==> flow/design.v <==
module TMDS_Encoder (
    input  wire       PixelClk,
    output reg  [9:0] pDataOutRaw,    
    input  wire [7:0] pDataOut,       
    input  wire       pC0,
    input  wire       pC1,
    input  wire       pVde
);
localparam [9:0] kCtlTkn0 = 10'b1101010100;
localparam [9:0] kCtlTkn1 = 10'b0010101011;
localparam [9:0] kCtlTkn2 = 10'b0101010100;
localparam [9:0] kCtlTkn3 = 10'b1010101011;
function [3:0] sum_bits8;
    input [7:0] u;
    integer i;
    begin
        sum_bits8 = 4'd0;
        for (i = 0; i < 8; i = i + 1)
            sum_bits8 = sum_bits8 + {3'b000, u[i]};
    end
endfunction
reg  [7:0] pDataOut_1;
reg  [3:0] n1d_1;
reg        pC0_1, pC1_1, pVde_1;
reg  [8:0] q_m_2;
reg  [3:0] n1q_m_2, n0q_m_2;
reg        pC0_2, pC1_2, pVde_2;
reg  signed [4:0] cnt_t_3;
wire [8:0] q_m_xor_1, q_m_xnor_1, q_m_1;
wire [3:0] n1q_m_1;
always @(posedge PixelClk) begin
    pVde_1     <= pVde;
    n1d_1      <= sum_bits8(pDataOut);
    pDataOut_1 <= pDataOut;
    pC0_1      <= pC0;
    pC1_1      <= pC1;
end
assign q_m_xor_1[0]  = pDataOut_1[0];
assign q_m_xnor_1[0] = pDataOut_1[0];
genvar gi;
generate
    for (gi = 1; gi < 8; gi = gi + 1) begin : encode
        assign q_m_xor_1[gi]  = q_m_xor_1[gi-1] ^ pDataOut_1[gi];
        assign q_m_xnor_1[gi] = ~(q_m_xnor_1[gi-1] ^ pDataOut_1[gi]);
    end
endgenerate
assign q_m_xor_1[8]  = 1'b1;
assign q_m_xnor_1[8] = 1'b0;
assign q_m_1 = (n1d_1 > 4'd4 || (n1d_1 == 4'd4 && pDataOut_1[0] == 1'b0)) ?
               q_m_xnor_1 : q_m_xor_1;
assign n1q_m_1 = sum_bits8(q_m_1[7:0]);
always @(posedge PixelClk) begin
    n1q_m_2 <= n1q_m_1;
    n0q_m_2 <= 4'd8 - n1q_m_1;
    q_m_2   <= q_m_1;
    pC0_2   <= pC0_1;
    pC1_2   <= pC1_1;
    pVde_2  <= pVde_1;
end
wire cond_balanced_2     = (cnt_t_3 == 5'sd0) || (n1q_m_2 == 4'd4);
wire cond_not_balanced_2 = (cnt_t_3 > 5'sd0 && n1q_m_2 > 4'd4) ||
                           (cnt_t_3 < 5'sd0 && n1q_m_2 < 4'd4);
wire [9:0] control_token_2 = (!pC1_2 && !pC0_2) ? kCtlTkn0 :
                             (!pC1_2 &&  pC0_2) ? kCtlTkn1 :
                             ( pC1_2 && !pC0_2) ? kCtlTkn2 :
                                                  kCtlTkn3;
wire [9:0] q_out_2 =
    !pVde_2                            ? control_token_2 :
    (cond_balanced_2 && !q_m_2[8])     ? {~q_m_2[8], q_m_2[8], ~q_m_2[7:0]} :
    (cond_balanced_2 &&  q_m_2[8])     ? {~q_m_2[8], q_m_2[8],  q_m_2[7:0]} :
    cond_not_balanced_2                ? {1'b1,      q_m_2[8], ~q_m_2[7:0]} :
                                         {1'b0,      q_m_2[8],  q_m_2[7:0]};
wire signed [4:0] dc_bias_2 = $signed({1'b0, n0q_m_2}) - $signed({1'b0, n1q_m_2});
wire signed [4:0] cnt_t_2 =
    !pVde_2                        ? 5'sd0 :
    (cond_balanced_2 && !q_m_2[8]) ? cnt_t_3 + dc_bias_2 :
    (cond_balanced_2 &&  q_m_2[8]) ? cnt_t_3 - dc_bias_2 :
    cond_not_balanced_2            ? cnt_t_3 + $signed({3'b000,  q_m_2[8], 1'b0}) + dc_bias_2 :
                                     cnt_t_3 - $signed({3'b000, ~q_m_2[8], 1'b0}) - dc_bias_2;
always @(posedge PixelClk) begin
    cnt_t_3     <= cnt_t_2;
    pDataOutRaw <= q_out_2;    
end
endmodule
module rgb2dvi (
    input  wire        PixelClk,
    input  wire [23:0] vid_pData,
    input  wire        vid_pVDE,
    input  wire        vid_pHSync,
    input  wire        vid_pVSync,
    output wire [9:0]  pDataOutRaw0,    
    output wire [9:0]  pDataOutRaw1,    
    output wire [9:0]  pDataOutRaw2     
);
TMDS_Encoder DataEncoder0 (
    .PixelClk(PixelClk), .pDataOutRaw(pDataOutRaw0),
    .pDataOut(vid_pData[15:8]), .pC0(vid_pHSync), .pC1(vid_pVSync), .pVde(vid_pVDE));
TMDS_Encoder DataEncoder1 (
    .PixelClk(PixelClk), .pDataOutRaw(pDataOutRaw1),
    .pDataOut(vid_pData[7:0]), .pC0(1'b0), .pC1(1'b0), .pVde(vid_pVDE));
TMDS_Encoder DataEncoder2 (
    .PixelClk(PixelClk), .pDataOutRaw(pDataOutRaw2),
    .pDataOut(vid_pData[23:16]), .pC0(1'b0), .pC1(1'b0), .pVde(vid_pVDE));
endmodule
From RTL to reports: rgb2dvi

Tool output for the design above, in the order of the flow.
Line numbers count from 1 in the design file above.
Library cell names are shortened.
A cell with n/a has no value.

Top: rgb2dvi
Clock input: PixelClk
Library: sky130hd
Library corner: tt_025C_1v80

Word level

Counts by Yosys on the flattened word-level netlist (proc, flatten, opt, wreduce; memories kept). Register bits leave out memories and registers merged into their read ports (data or address); mux counts leave out enables and synchronous resets folded into registers. Print and check cells are left out. Cells with the same type and inputs are merged into one.

Output and inout port bits: 30
Flip-flop bits (word level): 138
Bits of input ports: 28
Cells after elaboration: 243

Reduce/logical cells: 35
Add/sub/neg operators: 66
Bitwise operators: 69
Muxes and demuxes: 25
Equality and inequality tests: 6
Magnitude comparators: 15

Operators by type and width:

| cell                                                                             | number |
| 4-bit by 1-bit adder with 4-bit output                                           | 36 |
| 10-bit 2-to-1 mux                                                                | 13 |
| 5-bit 2-to-1 mux                                                                 | 9 |
| 1-bit XOR                                                                        | 39 |
| 5-bit adder                                                                      | 6 |
| 5-bit subtractor                                                                 | 6 |
| 1-bit inverter                                                                   | 27 |
| 9-bit 2-to-1 mux                                                                 | 3 |
| 4-bit by 3-bit greater-than comparator with 1-bit output (second input constant) | 6 |
| 4-bit by 3-bit equality test with 1-bit output (second input constant)           | 6 |
| 8-bit inverter                                                                   | 3 |
| 1-bit logical AND                                                                | 18 |
| 4-bit by 4-bit subtractor with 5-bit output                                      | 3 |
| 5-bit by 1-bit greater-than comparator with 1-bit output (second input constant) | 3 |
| 5-bit by 1-bit < comparator with 1-bit output (second input constant)            | 3 |
| 5-bit by 3-bit adder with 5-bit output                                           | 3 |
| 5-bit by 3-bit subtractor with 5-bit output                                      | 3 |
| 5-bit logical NOT                                                                | 3 |
| 1-bit by 1-bit adder with 2-bit output                                           | 6 |
| 4-bit by 3-bit < comparator with 1-bit output (second input constant)            | 3 |
| 4-bit subtractor (first input constant)                                          | 3 |
| 1-bit logical OR                                                                 | 9 |
| 1-bit logical NOT                                                                | 5 |

Depth

Depth = most cells in a row (Yosys ltp): at word level without a register or memory, in the mapped netlist without a sequential cell, where the memories' decode and read muxes count.

Depth after elaboration: 23
ABC_AREA: 0
Mapped depth: 14

Netlist

The flow's flattened synthesis, as Yosys stat reports it; memories are mapped. The netlist is that of the ABC_AREA named above (0 if unset); the other value can give another one.
Totals and module areas in this step are rounded.

Mapped flip-flops: 135
Mapped cells: 722
Buffer cells: 8
Area of sequential cells: 2700 um^2
Synthesis area: 7350 um^2

Cells by type:

| type    | number |
| dfxtp_1 | 135 |
| ha_1    | 87 |
| fa_1    | 36 |
| inv_1   | 123 |
| xnor2_1 | 47 |
| xor2_1  | 41 |
| nor2_1  | 39 |
| a21oi_1 | 24 |
| nand2_1 | 32 |
| o21ai_0 | 21 |
| xnor2_2 | 5 |
| nor2b_1 | 12 |
| xor2_2  | 4 |
| nor3_1  | 12 |
| o21a_1  | 8 |
| xnor2_4 | 2 |
| a21o_1  | 7 |
| mux2i_1 | 5 |

Not listed: further types 41, cells in them 82.
By module: a second synthesis without flattening, with its own total; a netlist apart from the flattened one above.

Cells (unflattened synthesis): 745
Area (unflattened synthesis): 7770 um^2

Each row is one instance without its submodules.

By module:

| module       | instances | cells | area (um^2) |
| TMDS_Encoder | 3         | 248   | 2590 |
| rgb2dvi      | 1         | 1     | 3.8 |

Worst setup path after synthesis

OpenSTA on the mapped netlist: ideal clock, no wires. The path of least setup slack (recovery checks aside). Input and output delay are each 20% of the period. Register names are those of the netlist, which keeps one name where synthesis merged equal registers.

Kind: flip-flop to flip-flop
Start: reg DataEncoder1.pDataOut_1[0]
End: reg DataEncoder1.n0q_m_2[3]
Path buffers: 0
Stages on the path: 13
Clock period: 4.0 ns
Slack: 0.199 ns
Launch time at the first pin: 0.000 ns
Path delay: 3.802 ns
Data arrival time: 3.730 ns
Synthesis period reached: 3.801 ns

"path delay" is the arrival time less input delay plus setup time.
"stages on the path": output pins that drive a net of the path, with the launching flip-flop's if there is one; two outputs of one cell count as two.
"synthesis period reached" is the clock period less the worst setup slack; recovery checks do not enter. This is arithmetic on one report: input and output delays are still those of the set period (20% each).

Cell sequence: dfxtp_1 -> nand2_1 -> a21oi_1 -> xnor2_1 -> ha_1 -> fa_1 -> inv_1 -> fa_1 -> fa_1 -> fa_1 -> inv_1 -> nor3_1 -> xor2_1

RTL lines, path after synthesis:

| item               | RTL line | source |
| start: declaration | 22       | `reg  [7:0] pDataOut_1;` |
| start: assignment  | 34       | `pDataOut_1 <= pDataOut;` |
| end: assignment    | 54       | `n0q_m_2 <= 4'd8 - n1q_m_1;` |
| end: declaration   | 26       | `reg  [3:0] n1q_m_2, n0q_m_2;` |

Chain of elaborated cells between the ends: none given.
Some nets on the timed path still bear RTL names; the line given drives or declares the net.

Nets with RTL names, path after synthesis:

| net                     | RTL line | source |
| DataEncoder1.q_m_1[8]   | 49       | `assign q_m_1 = (n1d_1 > 4'd4 \|\| (n1d_1 == 4'd4 && pDataOut_1[0] == 1'b0)) ?` |
| DataEncoder1.q_m_1[1]   | 49       |  |
| DataEncoder1.n1q_m_1[1] | 19       | `sum_bits8 = sum_bits8 + {3'b000, u[i]};` |

Timing after layout

Path of least setup slack in the final report of record 1 (OpenROAD, finished layout, wires in). Where an end is a register, its clock arrival counts in the times.

Kind: flip-flop to flip-flop
Start: reg DataEncoder0.n1d_1[0]
End: reg DataEncoder0.n0q_m_2[3]
Clock period: 3.34 ns
Data arrival time: 3.85 ns
Stages on the path: 14
Launch time at the first pin: 0.41 ns
Slack: -0.17 ns
Path buffers: 0

Between the ends stands the longest chain of elaborated cells between them, by number of cells; it is not shown to be the way that was timed. Of several equally long chains one is given.
A line is the first line of the expression or statement that the cell stems from. Yosys adds cells for indexed reads and writes and turns some case tables into memories.

Cell sequence: dfxtp_1 -> nor2_1 -> nand2_1 -> a21oi_2 -> xnor2_2 -> ha_1 -> fa_1 -> inv_2 -> fa_2 -> fa_2 -> fa_1 -> inv_2 -> nor3_2 -> xor2_1
Length of the longest elaborated chain: 12

RTL lines, path after layout:

| item                                           | RTL line | source |
| start: declaration                             | 23       | `reg  [3:0] n1d_1;` |
| start: assignment                              | 33       | `n1d_1      <= sum_bits8(pDataOut);` |
| 4-bit by 3-bit equality test with 1-bit output | 49       | `assign q_m_1 = (n1d_1 > 4'd4 \|\| (n1d_1 == 4'd4 && pDataOut_1[0] == 1'b0)) ?` |
| 1-bit logical AND                              | 49       |  |
| 1-bit logical OR                               | 49       |  |
| 9-bit 2-to-1 mux                               | 49       |  |
| 1-bit by 1-bit adder with 2-bit output         | 19       | `sum_bits8 = sum_bits8 + {3'b000, u[i]};` |
| 4-bit by 1-bit adder with 4-bit output x6      | 19       |  |
| 4-bit subtractor                               | 54       | `n0q_m_2 <= 4'd8 - n1q_m_1;` |
| end: assignment                                | 54       |  |
| end: declaration                               | 26       | `reg  [3:0] n1q_m_2, n0q_m_2;` |

Some nets on the timed path still bear RTL names; the line given drives or declares the net.

Nets with RTL names, path after layout:

| net                     | RTL line |
| DataEncoder0.q_m_1[8]   | 49 |
| DataEncoder0.q_m_1[1]   | 49 |
| DataEncoder0.n1q_m_1[1] | 19 |

Lab notebook: rgb2dvi

Below are 6 stored runs of the flow (Yosys, OpenROAD; platform sky130hd) on rgb2dvi, each with its settings and what was measured, unordered. Constraints: input delay and output delay 20% of the set period each, output load 0.01 pF.
"period reached" means the clock period less the worst setup slack. The figure is calculated, with input and output delays left at 20% of the set period.
"critical setup path time": the worst setup path's part of the clock period (all of it between registers, 20% less for each end at a port) less its slack. A launch clock that arrives late makes it longer, a capture clock that arrives late makes it shorter.
The results are shown rounded.
Among the settings, . means not set for that run.
A result given as . is not shown for that run.

| item                                   | record 1               | record 2 | record 3               | record 4               | record 5               | record 6               |
| ABC_AREA                               | 0                      | 1        | .                      | .                      | .                      | 1                      |
| CELL_PAD_IN_SITES_GLOBAL_PLACEMENT     | 2                      | .        | .                      | .                      | .                      | .                      |
| CORE_ASPECT_RATIO                      | 0.82                   | .        | 0.87                   | 0.87                   | .                      | .                      |
| HOLD_SLACK_MARGIN                      | 0.02                   | .        | .                      | .                      | .                      | 0.02                   |
| MAX_ROUTING_LAYER                      | met4                   | met4     | met4                   | met4                   | .                      | .                      |
| SETUP_SLACK_MARGIN                     | 0.86                   | 0.69     | .                      | .                      | .                      | .                      |
| period_ns                              | 3.34                   | 4.95     | 4.28                   | 4.28                   | 4.0                    | 4.0                    |
| CAP_MARGIN                             | 20                     | 25       | 30                     | 30                     | 20                     | 20                     |
| CORE_MARGIN                            | 2                      | 4        | 9                      | 6                      | 2                      | 2                      |
| CORE_UTILIZATION                       | 40                     | 67       | 53                     | 53                     | 40                     | 40                     |
| SLEW_MARGIN                            | 20                     | 0        | 20                     | 20                     | 20                     | 20                     |
| CELL_PAD_IN_SITES_DETAIL_PLACEMENT     | .                      | 1        | .                      | .                      | .                      | .                      |
| CTS_CLUSTER_DIAMETER                   | .                      | 111      | 171                    | .                      | .                      | .                      |
| CTS_CLUSTER_SIZE                       | .                      | 94       | .                      | .                      | .                      | .                      |
| PLACE_DENSITY_LB_ADDON                 | .                      | 0.06     | .                      | .                      | .                      | .                      |
| GPL_TIMING_DRIVEN                      | .                      | .        | 0                      | 0                      | .                      | .                      |
| MIN_ROUTING_LAYER                      | .                      | .        | met2                   | met2                   | .                      | .                      |
| TNS_END_PERCENT                        | .                      | .        | 5                      | 95                     | .                      | .                      |
| total die area (um^2)                  | 19500                  | .        | 18400                  | 16800                  | 19500                  | 20500                  |
| critical setup path time (ns)          | 3.51                   | .        | 3.99                   | 4.01                   | 3.76                   | 3.75                   |
| critical path kind                     | flip-flop to flip-flop | .        | flip-flop to flip-flop | flip-flop to flip-flop | flip-flop to flip-flop | flip-flop to flip-flop |
| setup slack of the worst path (ns)     | -0.171                 | .        | 0.293                  | 0.270                  | 0.241                  | 0.248                  |
| netlist area reported by Yosys (um^2)  | 7350                   | .        | 7350                   | 7350                   | 7350                   | 7750                   |
| worst hold slack (ns)                  | 0.324                  | .        | 0.324                  | 0.330                  | 0.331                  | 0.325                  |
| setup total negative slack (ns)        | -0.925                 | .        | 0.000                  | 0.000                  | 0.000                  | 0.000                  |
| standard-cell area after layout (um^2) | 10100                  | .        | 8780                   | 8720                   | 8800                   | 9190                   |
| period reached (ns)                    | 3.511                  | .        | 3.987                  | 4.010                  | 3.759                  | 3.752                  |

Record 2: incomplete, placement halted on DPL-0033
